==> flow/design.v <==
module s_mem(input logic [7:0] address, input logic clock, input logic [7:0] data,
             input logic wren, output logic [7:0] q);
    logic [7:0] mem [0:255];
    always_ff @(posedge clock) begin
        if (wren) begin
            mem[address] <= data;
            q <= data;
        end
        else q <= mem[address];
    end
endmodule
module init(input logic clk, input logic rst_n,
            input logic en, output logic rdy,
            output logic [7:0] addr, output logic [7:0] wrdata, output logic wren);
    logic high;
    logic [7:0] i;
    enum {WAIT,EXEC,DONE} state;
    always_ff @(posedge clk)begin
        if(rst_n == 0) begin
            state <= WAIT;
            high <= 0;
        end
        else unique case(state)
            WAIT:begin
                i <= 0;
                if(en) high <= 1;
                if(!en&& high)begin 
                    high <= 0;
                    state <= EXEC;
                end
            end
            EXEC:begin
                if(i<=255) begin
                    if(addr<255) state<= EXEC;
                    else state <= DONE;
                    i <= i+1;
                end
            end
            DONE:begin
                state <= WAIT;
                i<=0;
            end
        endcase 
    end
    always_comb begin
        wrdata = 0;
        addr = 0;
        rdy = 1;
        wren = 0;
        case(state)
            WAIT: begin
                wrdata = 0;
                addr = 0;
                if(!en&& high) rdy = 0;
                else rdy = 1;
                wren = 0;
            end
            EXEC:begin
                wrdata = i;
                addr = i;
                rdy = 0;
                if(en == 0)
                    wren = 1;
                else wren = 0;
            end
            DONE: begin
                wrdata = 0;
                addr = 0;
                rdy = 0;
                wren = 0;
            end
        endcase
    end
endmodule
module ksa(input logic clk, input logic rst_n,
           input logic en, output logic rdy,
           input logic [23:0] key,
           output logic [7:0] addr, input logic [7:0] rddata, output logic [7:0] wrdata, output logic wren);
    logic high;
    logic [7:0] i,j,si,sj,key0,key1,key2,temp_si;
    logic [3:0] what;
    enum {WAIT,RDSi,RDSj,WRSi,WRSj} state;
    always_ff @(posedge clk)begin
        if(rst_n == 0) begin
            state <= WAIT;
            high <= 0;
        end
        else unique case(state)
            WAIT:begin
                i <= 0;
                j <= 0;
                si <=0;
                sj <=0;
                if(en) high <= 1;
                if(!en && high)begin 
                    high <= 0;
                    state <= RDSi;
                end
            end
            RDSi:begin
                state <= RDSj;
            end
            RDSj:begin
                si <= rddata;
                case (i % 3)
                    0: j <= (j + temp_si + key[23:16]) % 256;  
                    1: j <= (j + temp_si + key[15:8]) % 256;   
                    2: j <= (j + temp_si + key[7:0]) % 256;   
                endcase
                state <= WRSj;
            end
            WRSj:begin 
                sj<=rddata;
                state <= WRSi;
            end
            WRSi:begin
                if(i<255) begin
                    state <= RDSi;
                    i <= i+1;
                end
                else state <= WAIT;
            end
        endcase 
    end
    always_comb begin
        temp_si = 0;
        wrdata = 0;
        addr = 0;
        rdy = 0;
        wren = 0;
        case(state)
            WAIT:begin
                wrdata = 0;
                addr = 0;
                rdy = 1;
                wren = 0;
            end
            RDSi:begin
                wrdata = 0;
                addr = i;
                rdy = 0;
                wren = 0;
            end
            RDSj:begin
                temp_si =rddata;
                wrdata = 0;
                case (i % 3)
                    0: addr = (j + temp_si + key[23:16]) % 256;  
                    1: addr = (j + temp_si + key[15:8]) % 256;   
                    2: addr = (j + temp_si + key[7:0]) % 256;   
                endcase
                rdy = 0;
                wren = 0;
            end
            WRSj:begin
                wrdata = si;
                addr = j;
                rdy = 0;
                wren = 1;
            end
            WRSi:begin
                wrdata = sj;
                addr = i;
                rdy = 0;
                wren = 1;
            end
        endcase
    end
endmodule
module prga(input logic clk, input logic rst_n,
            input logic en, output logic rdy,
            input logic [23:0] key,
            output logic [7:0] s_addr, input logic [7:0] s_rddata, output logic [7:0] s_wrdata, output logic s_wren,
            output logic [7:0] ct_addr, input logic [7:0] ct_rddata,
            output logic [7:0] pt_addr, input logic [7:0] pt_rddata, output logic [7:0] pt_wrdata, output logic pt_wren);
    logic high;
    logic [7:0] pad [255:0];
    logic [7:0] i,j,k,si,sj,msg_len,ctk,temp_si;
    logic [3:0] what;
    enum {WAIT,RDSi,RDSj,WRSi,WRSj,SETj,GETSj,MSG_LEN,GET_LEN,PADk,RDPADk, 
    PT_LEN,RDCTk, GETCTk, WRPTk} state;
    always_ff @(posedge clk)begin
        if(rst_n == 0) begin
            state <= WAIT;
            high <= 0;
        end
        else unique case(state)
            WAIT:begin
                i <= 0;
                j <= 0;
                k <= 1;
                si <=0;
                sj <=0;
                pad[i] <= 8'h0;
                if(en) high <= 1;
                if(!en && high)begin 
                    high <= 0;
                    state <= MSG_LEN;
                end
            end
            MSG_LEN:begin
                state <= GET_LEN;
            end
            GET_LEN:begin
                msg_len <= ct_rddata;
                state <=RDSi;
            end
            RDSi:begin
                if(msg_len != 0) begin 
                    i <= (i+1) % 256;
                end
                state <=SETj;
            end
            SETj:begin
                si <= s_rddata;
                j <= (j + temp_si) % 256; 
                state <= RDSj;
            end
            RDSj:begin
                state <= GETSj;
            end
            GETSj:begin
                sj<=s_rddata;
                state <= WRSj;
            end
            WRSj:begin 
                state <= WRSi;
            end
            WRSi:begin
                state <= RDPADk;
            end
            RDPADk:begin
                state <= PADk;
            end
            PADk:begin
                pad[k] <= s_rddata;
                if(k<msg_len) begin
                    state <= RDSi;
                    k <= k + 1;
                end
                else begin
                    state <= PT_LEN;
                    k<=1;
                end
            end
            PT_LEN:begin
               if(msg_len == 0) state <= WAIT;
               else state <= RDCTk;
            end
            RDCTk:begin
                state <= GETCTk;
            end
            GETCTk:begin
                ctk <= ct_rddata;
                state <= WRPTk;
            end
            WRPTk:begin
                if(k<msg_len) begin
                    state <= RDCTk;
                    k <= k + 1;
                end
                else state <= WAIT;
            end
        endcase 
    end
    always_comb begin
        s_wrdata = 8'b0;
        s_addr = 8'b0;
        s_wren = 1'b0;
        ct_addr = 8'b0;
        pt_wrdata = 8'b0;
        pt_addr = 8'b0;
        pt_wren = 1'b0;
        rdy = 1'b0;
        temp_si = 0;
        case(state)
            WAIT:begin
                s_wrdata = 0;
                s_addr = 0;
                rdy = 1;
                s_wren = 0;
            end
            MSG_LEN:begin
                ct_addr = i;
                rdy = 0;
            end
            GET_LEN:begin
                ct_addr = i;
                rdy = 0;
            end
            RDSi:begin
                s_wrdata = 0;
                s_addr = (i+1) % 256;
                rdy = 0;
                s_wren = 0;
            end
            SETj:begin
                temp_si = s_rddata;
                s_wrdata = 0;
                s_addr = i;
                rdy = 0;
                s_wren = 0;
            end
            RDSj:begin
                s_wrdata = 0;
                s_addr = j;
                rdy = 0;
                s_wren = 0;
            end
            GETSj:begin
                s_wrdata = 0;
                s_addr = j;
                rdy = 0;
                s_wren = 0;
            end
            WRSj:begin
                s_wrdata = si;
                s_addr = j;
                rdy = 0;
                s_wren = 1;
            end
            WRSi:begin
                s_wrdata = sj;
                s_addr = i;
                rdy = 0;
                s_wren = 1;
            end
            RDPADk:begin
                s_wrdata = 0;
                s_addr = (sj+si) % 256;
                rdy = 0;
                s_wren = 0;
            end
            PADk:begin
                s_wrdata = 0;
                s_addr = (sj+si) % 256;
                rdy = 0;
                s_wren = 0;
            end
            PT_LEN:begin
                pt_wrdata = msg_len;
                pt_addr = 0;
                rdy = 0;
                pt_wren = 1;
            end
            RDCTk:begin
                ct_addr = k;
                rdy = 0;
            end
            GETCTk:begin
                ct_addr = k;
                rdy = 0;
            end
            WRPTk:begin
                pt_wrdata = pad[k] ^ ctk; 
                pt_addr = k;
                rdy = 0;
                pt_wren = 1;
            end
        endcase
    end
endmodule
module arc4(input logic clk, input logic rst_n,
            input logic en, output logic rdy,
            input logic [23:0] key,
            output logic [7:0] ct_addr, input logic [7:0] ct_rddata,
            output logic [7:0] pt_addr, input logic [7:0] pt_rddata, output logic [7:0] pt_wrdata, output logic pt_wren);
    logic[7:0] ADDR,WRDATA,Q,ksaADDR,ksaWRDATA,initADDR,initWRDATA,
    prgaADDR,prgaWRDATA;
    logic WREN,ksaWREN,initWREN,initEN,ksaEN,ksaRDY,initRDY,
    prgaEN,prgaRDY,prgaWREN;
    logic high,startflag,initflag,ksaflag,prgaflag;
    enum {WAIT,EXEC,DONE} state;
    always_ff @(posedge clk)begin
        if(rst_n == 0) begin
            state <= WAIT;
            high <= 0; startflag <= 0; initflag <= 0; ksaflag <= 0; prgaflag <= 0;
            initEN <= 0; ksaEN <= 0; prgaEN <= 0;
        end
        else unique case(state)
            WAIT:begin
                if(en) high <= 1;
                if(!en&& high)begin 
                    high <= 0;
                    state <= EXEC;
                    startflag<=1;
                end
            end
            EXEC:begin
                if(startflag) begin 
                    initEN <= 1;
                    startflag <=0;
                end                   
                else initEN <= 0;
                if(!initRDY) initflag <= 1;
                if(initflag && initRDY) begin 
                    initflag <= 0;
                    ksaEN <=1;
                end
                else ksaEN <= 0;
                if(!ksaRDY) ksaflag <= 1;
                if(ksaflag && ksaRDY) begin 
                    ksaflag <= 0;
                    prgaEN <=1;
                end
                else prgaEN <= 0;
                if(!prgaRDY) prgaflag <= 1;
                if(prgaflag && prgaRDY) begin 
                    prgaflag <= 0;
                    state <= WAIT;
                end
                else state <= EXEC;
            end
        endcase 
    end
    always_comb begin
        case(state)
            WAIT: rdy = 1;
            EXEC: rdy = 0;
            default: rdy = 1;
        endcase
    end
    assign WREN = (initRDY & ksaRDY) ? prgaWREN:(initRDY ? ksaWREN : initWREN);
    assign ADDR = (initRDY & ksaRDY) ? prgaADDR:(initRDY ? ksaADDR : initADDR);
    assign WRDATA = (initRDY & ksaRDY) ? prgaWRDATA:(initRDY ? ksaWRDATA : initWRDATA);
    s_mem s(.address(ADDR), .clock(clk), .data(WRDATA), .wren(WREN), .q(Q));
    init i(.clk(clk), .rst_n(rst_n), .en(initEN), .rdy(initRDY),
        .addr(initADDR),.wrdata(initWRDATA),.wren(initWREN));
    ksa k(.clk(clk),.rst_n(rst_n),
        .en(ksaEN), .rdy(ksaRDY),
        .key(key), .addr(ksaADDR), .rddata(Q), .wrdata(ksaWRDATA), .wren(ksaWREN));
    prga p(.clk(clk), .rst_n(rst_n), .en(prgaEN), .rdy(prgaRDY),.key(key),.s_addr(prgaADDR),.s_rddata(Q),
    .s_wrdata(prgaWRDATA),.s_wren(prgaWREN),.ct_addr(ct_addr), .ct_rddata(ct_rddata), .pt_addr(pt_addr), .pt_rddata(pt_rddata), 
    .pt_wrdata(pt_wrdata), .pt_wren(pt_wren));
endmodule
-- Step by step through the tools: arc4
Each step is given for the RTL above and for the edited RTL.
"before" refers to lines of the RTL above, "after" to lines of the edited file.
"difference" is "after" less "before", of the values as shown.
Library cell names are shortened.
A cell with n/a has no value.
- design top: arc4
- clock input: clk
- library: sky130hd
- corner: tt_025C_1v80

-- The edit
The edit as a unified diff against the file above.
The edited RTL no longer does the same as the RTL above: the edit was made by script, with no optimisation intended.
begin of diff
@@ -423,5 +423,5 @@
     assign WREN = (initRDY & ksaRDY) ? prgaWREN:(initRDY ? ksaWREN : initWREN);
     assign ADDR = (initRDY & ksaRDY) ? prgaADDR:(initRDY ? ksaADDR : initADDR);
-    assign WRDATA = (initRDY & ksaRDY) ? prgaWRDATA:(initRDY ? ksaWRDATA : initWRDATA);
+    assign WRDATA = (initRDY ^ ksaRDY) ? prgaWRDATA:(initRDY ? ksaWRDATA : initWRDATA);
     s_mem s(.address(ADDR), .clock(clk), .data(WRDATA), .wren(WREN), .q(Q));
     init i(.clk(clk), .rst_n(rst_n), .en(initEN), .rdy(initRDY),
end of diff

-- Word level
Yosys after proc, flatten, opt, wreduce and memory -nomap, before mapping. Print and check cells are not counted. Equal cells are merged and count once.
Yosys's memory passes give these memory sizes; they may raise the number of words (mostly to a power of two), join words into wider ones and drop unused or constant bits.
- bit counts (what ; before ; after ; difference):
    RAM bits ; 4096 ; 4096 ; 0
    input bits ; 43 ; 43 ; 0
    memory cells ; 2 ; 2 ; 0
    output and inout bits ; 26 ; 26 ; 0
    word width x clocked read ports ; 16 ; 16 ; 0
    word-level cells ; 249 ; 250 ; +1
    flip-flop bits (word level) ; 235 ; 235 ; 0
- cells by class (what ; before ; after ; difference):
    $lt $le $gt $ge ; 4 ; 4 ; 0
    eq/ne operators ; 35 ; 35 ; 0
    $add $sub $neg ; 14 ; 14 ; 0
    divide/modulo/power cells ; 1 ; 1 ; 0
    mux-type cells ; 94 ; 94 ; 0
    reduce/logical cells ; 70 ; 70 ; 0
    bitwise gates (word level) ; 2 ; 3 ; +1
- memories (what ; before ; after):
    words x width with read and write ports ; p.pad 256x8 r1 w1; s.mem 256x8 r1 w1 ; p.pad 256x8 r1 w1; s.mem 256x8 r1 w1
- operators with widths (cell ; before ; after ; difference):
    1-bit XOR ; 0 ; 1 ; +1
    1-bit two-way mux ; 35 ; 35 ; 0
    8-bit two-way mux ; 24 ; 24 ; 0
    2-bit AND reduction ; 16 ; 16 ; 0
    8-bit parallel mux with 2-bit select ; 13 ; 13 ; 0
    2-bit nonzero test ; 12 ; 12 ; 0
    8-bit adder ; 10 ; 10 ; 0
    2-bit OR reduction ; 10 ; 10 ; 0
    32-bit by 4-bit == test with 1-bit output (second input constant) ; 7 ; 7 ; 0
    1-bit logical AND ; 7 ; 7 ; 0
    2-bit by 1-bit != test with 1-bit output (second input constant) ; 7 ; 7 ; 0
    32-bit by 2-bit == test with 1-bit output (second input constant) ; 6 ; 6 ; 0
    3-bit AND reduction ; 6 ; 6 ; 0
    32-bit by 1-bit == test with 1-bit output (second input constant) ; 5 ; 5 ; 0
    32-bit by 3-bit == test with 1-bit output (second input constant) ; 5 ; 5 ; 0
    32-bit zero test ; 5 ; 5 ; 0
    32-bit two-way mux ; 5 ; 5 ; 0
    8-bit by 1-bit adder with 8-bit output (second input constant) ; 4 ; 4 ; 0
    1-bit zero test ; 4 ; 4 ; 0
    2-bit != test (second input constant) ; 4 ; 4 ; 0
    1-bit parallel mux with 2-bit select ; 4 ; 4 ; 0
    8-bit parallel mux with 3-bit select ; 4 ; 4 ; 0
    4-bit two-way mux ; 3 ; 3 ; 0
    8-bit < comparator (second input constant) ; 2 ; 2 ; 0
    3-bit nonzero test ; 2 ; 2 ; 0
    14-bit OR reduction ; 2 ; 2 ; 0
    1-bit AND ; 1 ; 1 ; 0
    8-bit <= comparator (second input constant) ; 1 ; 1 ; 0
The list need not be complete.

-- Depth
Yosys ltp: most cells in a row. Word level: on the elaborated netlist, between registers, memories and ports. Mapped: between sequential cells and ports; inverters and the memories' decode and read muxes count.
- logic depth (what ; before ; after ; difference):
    word-level depth ; 7 ; 7 ; 0
    ABC_AREA ; 0 ; 0 ; n/a
    depth in mapped cells ; 40 ; 43 ; +3
    mapped depth without buffers ; 35 ; 35 ; 0

-- After synthesis
Source: synth_stat.txt of the flow (Yosys; design flattened, memories mapped). It holds for the ABC_AREA given above (unset counts as 0); a run with the other value may have another netlist.
- cell types (cell ; before ; after ; difference):
    nor3_1 ; 231 ; 139 ; -92
    a211oi_1 ; 8 ; 97 ; +89
    clkbuf_1 ; 289 ; 337 ; +48
    nand2_1 ; 156 ; 115 ; -41
    nor2_1 ; 319 ; 339 ; +20
    inv_1 ; 46 ; 62 ; +16
    buf_6 ; 17 ; 1 ; -16
    nor4_1 ; 39 ; 24 ; -15
    buf_2 ; 30 ; 18 ; -12
    a21o_1 ; 26 ; 16 ; -10
    buf_4 ; 17 ; 7 ; -10
    and3_1 ; 5 ; 14 ; +9
    o22ai_1 ; 0 ; 9 ; +9
    nand3_1 ; 29 ; 37 ; +8
    a22oi_1 ; 26 ; 18 ; -8
    a22o_1 ; 16 ; 24 ; +8
    a221o_1 ; 14 ; 6 ; -8
    a21boi_0 ; 6 ; 14 ; +8
The list need not be complete.
- synthesis totals (what ; before ; after ; difference):
    flip-flop cells ; 4244 ; 4244 ; 0
    cell area after synthesis (um2) ; 168502.9 ; 168293.9 ; -209.0
    buffer cells ; 475 ; 489 ; +14
    standard cells after synthesis ; 7595 ; 7572 ; -23
By module: a second synthesis without flattening, with its own total; a netlist apart from the flattened one above.
- second synthesis, totals (what ; before ; after ; difference):
    cell total of the unflattened synthesis ; 8622 ; 8622 ; 0
    area total of the unflattened synthesis (um2) ; 169415.0 ; 169426.2 ; +11.2
Each row is one instance without its submodules.
- modules, before (module ; cells ; area (um2) ; sequential area (um2) ; instances):
    prga ; 4279 ; 84360.9 ; 63661.1 ; 1
    s_mem ; 3733 ; 79556.3 ; 61659.1 ; 1
    ksa ; 443 ; 4080.2 ; 1081.0 ; 1
    arc4 ; 96 ; 725.7 ; 200.2 ; 1
    init ; 71 ; 691.9 ; 320.3 ; 1
- modules, after (module ; cells ; area (um2) ; sequential area (um2) ; instances):
    prga ; 4279 ; 84360.9 ; 63661.1 ; 1
    s_mem ; 3733 ; 79556.3 ; 61659.1 ; 1
    ksa ; 443 ; 4080.2 ; 1081.0 ; 1
    arc4 ; 96 ; 737.0 ; 200.2 ; 1
    init ; 71 ; 691.9 ; 320.3 ; 1

-- Worst setup path after synthesis
OpenSTA on the mapped netlist: ideal clock, no wires. The path of least setup slack (recovery checks aside). Input and output delay are each 20% of the period. Register names are those of the netlist, which keeps one name where synthesis merged equal registers.
- path after synthesis (what ; before ; after ; difference):
    path type ; register to register ; register to register ; n/a
    from ; register i.state ; register i.state ; n/a
    to ; memory s.mem[0][3] ; memory s.mem[0][6] ; n/a
    stages on the path ; 7 ; 9 ; +2
    arrival time (ns) ; 8.481 ; 8.970 ; +0.489
    setup slack (ns) ; 1.889 ; 1.455 ; -0.434
    path delay (ns) ; 10.111 ; 10.545 ; +0.434
    data required time (ns) ; 10.370 ; 10.425 ; +0.055
    launch time at the first pin (ns) ; 0.000 ; 0.000 ; 0.000
    clock period (ns) ; 12.0 ; 12.0 ; 0.0
    synthesis period reached (ns) ; 10.111 ; 10.545 ; +0.434
"path delay" = arrival - input delay + setup time.
"stages on the path": output pins that drive a net of the path, with the launching flip-flop's if there is one; two outputs of one cell count as two.
"synthesis period reached" is the clock period less the worst setup slack; recovery checks do not enter. This is arithmetic on one report: input and output delays are still those of the set period (20% each).
An end named without its bit number is one bit of that signal or, where synthesis recoded a state register, one of its new flip-flops.
A register here has more assigning lines than the two given.
Between the ends, after synthesis, before:
- cell sequence: dfxtp_1 > or2_2 > clkbuf_1 > o21ai_1 > and2_1 > clkbuf_1 > a22oi_1
- RTL lines, path after synthesis, before (what ; line ; source):
    from (decl) ; 17 ; enum {WAIT,EXEC,DONE} state;
    from (assign) ; 20 ; state <= WAIT;
    from (assign) ; 29 ; state <= EXEC;
    to (decl) ; 3 ; logic [7:0] mem [0:255];
before: No chain of elaborated cells between the ends is given.
Between the ends, after synthesis, after:
- cell sequence: dfxtp_1 > or2_2 > clkbuf_1 > o21ai_1 > clkbuf_1 > ha_1 > clkbuf_1 > a221oi_1 > a21oi_1
- RTL lines, path after synthesis, after (what ; line ; source):
    from (decl) ; 17 ; enum {WAIT,EXEC,DONE} state;
    from (assign) ; 20 ; state <= WAIT;
    from (assign) ; 29 ; state <= EXEC;
    to (decl) ; 3 ; logic [7:0] mem [0:255];
after: No chain of elaborated cells between the ends is given.

-- Timing after layout
Path of least setup slack in the final report of the runs of set A (OpenROAD, finished layout, wires in). Where an end is a register, its clock arrival counts in the times.
- path after layout (what ; before ; after ; difference):
    path type ; register to register ; register to register ; n/a
    from ; register k.i[4] ; register k.i[5] ; n/a
    to ; memory s.mem[29][3] ; memory s.mem[50][1] ; n/a
    data required time (ns) ; 12.63 ; 12.70 ; +0.07
    clock period (ns) ; 12.0 ; 12.0 ; 0.0
    stages on the path ; 34 ; 33 ; -1
    arrival time (ns) ; 11.19 ; 11.31 ; +0.12
    setup slack (ns) ; 1.45 ; 1.39 ; -0.06
    launch time at the first pin (ns) ; 1.02 ; 1.01 ; -0.01
Between the ends stands the longest chain of elaborated cells between them, by number of cells; it is not shown to be the way that was timed. Of several equally long chains one is given.
A line is the first line of the expression or statement that the cell stems from. Yosys adds cells for indexed reads and writes and turns some case tables into memories.
Between the ends, after layout, before:
- cell sequence: edfxtp_1 > or2_1 > nor4b_1 > a31oi_1 > o211ai_2 > a21oi_1 > inv_1 > ha_1 > a211oi_1 > mux2_1 > o311ai_1 > xnor2_1 > inv_2 > ha_1 > nor3_1 > o211ai_1 > o21ai_1 > o2111ai_2 > mux2i_1 > nor3_1 > buf_4 > a22oi_1 > nand2_1 > ha_1 > fa_1 > a21o_1 > a21o_1 > xor2_1 > nand2_1 > o31ai_2 > and2b_2 > nand2_1 > buf_4 > nor4_2
- cells in the longest elaborated chain: 7
- RTL lines, path after layout, before (what ; line ; source):
    from (decl) ; 80 ; logic [7:0] i,j,si,sj,key0,key1,key2,temp_si;
    from (assign) ; 90 ; i <= 0;
    from (assign) ; 119 ; i <= i+1;
    8-bit by 2-bit remainder unit with 32-bit output ; 147 ; case (i % 3)
    32-bit by 2-bit == test with 1-bit output ; 147 ;
    8-bit parallel mux with 3-bit select ; 147 ;
    8-bit parallel mux with 3-bit select ; 131 ; case(state)
    8-bit two-way mux x2 ; 424 ; assign ADDR = (initRDY & ksaRDY) ? prgaADDR:(initRDY ? ksaADDR : initADDR);
    8-bit two-way mux ; 5 ; if (wren) begin
    to (decl) ; 3 ; logic [7:0] mem [0:255];
Nets of the timed path that keep an RTL name, with a line that drives or declares them; the list need not be complete.
- named nets, after layout, before (signal ; line):
    ADDR[4] ; 424
Between the ends, after layout, after:
- cell sequence: edfxtp_1 > nor4bb_1 > a211o_1 > a211oi_2 > o31ai_1 > a22o_1 > ha_1 > nor2_1 > inv_1 > a41oi_1 > a21oi_1 > nor2b_1 > ha_1 > inv_1 > nand2_1 > a2bb2oi_1 > o21ai_0 > and2_1 > a211oi_1 > and2_1 > o221ai_1 > ha_1 > fa_1 > xnor2_1 > a21oi_1 > nor2_1 > inv_1 > a41o_1 > nor4_1 > clkinv_1 > buf_4 > nor3_1 > buf_4
- cells in the longest elaborated chain: 7
- RTL lines, path after layout, after (what ; line ; source):
    from (decl) ; 80 ; logic [7:0] i,j,si,sj,key0,key1,key2,temp_si;
    from (assign) ; 90 ; i <= 0;
    from (assign) ; 119 ; i <= i+1;
    8-bit by 2-bit remainder unit with 32-bit output ; 147 ; case (i % 3)
    32-bit by 2-bit == test with 1-bit output ; 147 ;
    8-bit parallel mux with 3-bit select ; 147 ;
    8-bit parallel mux with 3-bit select ; 131 ; case(state)
    8-bit two-way mux x2 ; 424 ; assign ADDR = (initRDY & ksaRDY) ? prgaADDR:(initRDY ? ksaADDR : initADDR);
    8-bit two-way mux ; 5 ; if (wren) begin
    to (decl) ; 3 ; logic [7:0] mem [0:255];

-- Measured runs
Both versions went through the flow (Yosys, OpenROAD) with the same settings in each pair. Constraints: input delay and output delay 20% of the set period each, output load 0.01 pF.
Settings, set A:
- noted CORE_UTILIZATION: 30
- PLACE_DENSITY: 0.5
- period_ns at 12.0
- CAP_MARGIN at 20
- CORE_MARGIN: 2
- noted SLEW_MARGIN: 20
- results, set A (what ; before ; after ; difference):
    power consumption (W) ; 0.029881 ; 0.030431 ; +0.000550
    worst setup slack after layout (ns) ; 1.445 ; 1.391 ; -0.054
    Yosys chip area after synthesis (um2) ; 168502.9 ; 168293.9 ; -209.0
    standard-cell area after layout (um2) ; 194379.0 ; 195181.0 ; +802.0
    clock period reached (ns) ; 10.555 ; 10.609 ; +0.054
    area inside the die boundary (um2) ; 567687.0 ; 566986.0 ; -701.0
Settings, set B:
- CAP_MARGIN at 20
- noted CELL_PAD_IN_SITES_DETAIL_PLACEMENT: 0
- noted CORE_UTILIZATION: 36
- noted GPL_ROUTABILITY_DRIVEN: 0
- PLACE_DENSITY_LB_ADDON at 0.04
- SETUP_SLACK_MARGIN at -0.6
- period_ns at 6.16
- CORE_MARGIN: 2
- noted SLEW_MARGIN: 20
- results, set B (what ; before ; after ; difference):
    power consumption (W) ; 0.060304 ; 0.060645 ; +0.000341
    worst setup slack after layout (ns) ; -2.231 ; -1.406 ; +0.825
    Yosys chip area after synthesis (um2) ; 168502.9 ; 168293.9 ; -209.0
    standard-cell area after layout (um2) ; 200126.0 ; 201228.0 ; +1102.0
    clock period reached (ns) ; 8.391 ; 7.566 ; -0.825
    area inside the die boundary (um2) ; 473550.0 ; 472966.0 ; -584.0
"clock period reached" = clock period - worst setup slack. The figure is calculated, with input and output delays left at 20% of the set period.
By "power consumption" is meant OpenSTA's value without simulated activity: inputs other than the clock are taken to toggle once in ten clock periods, and the tool carries that through the logic.
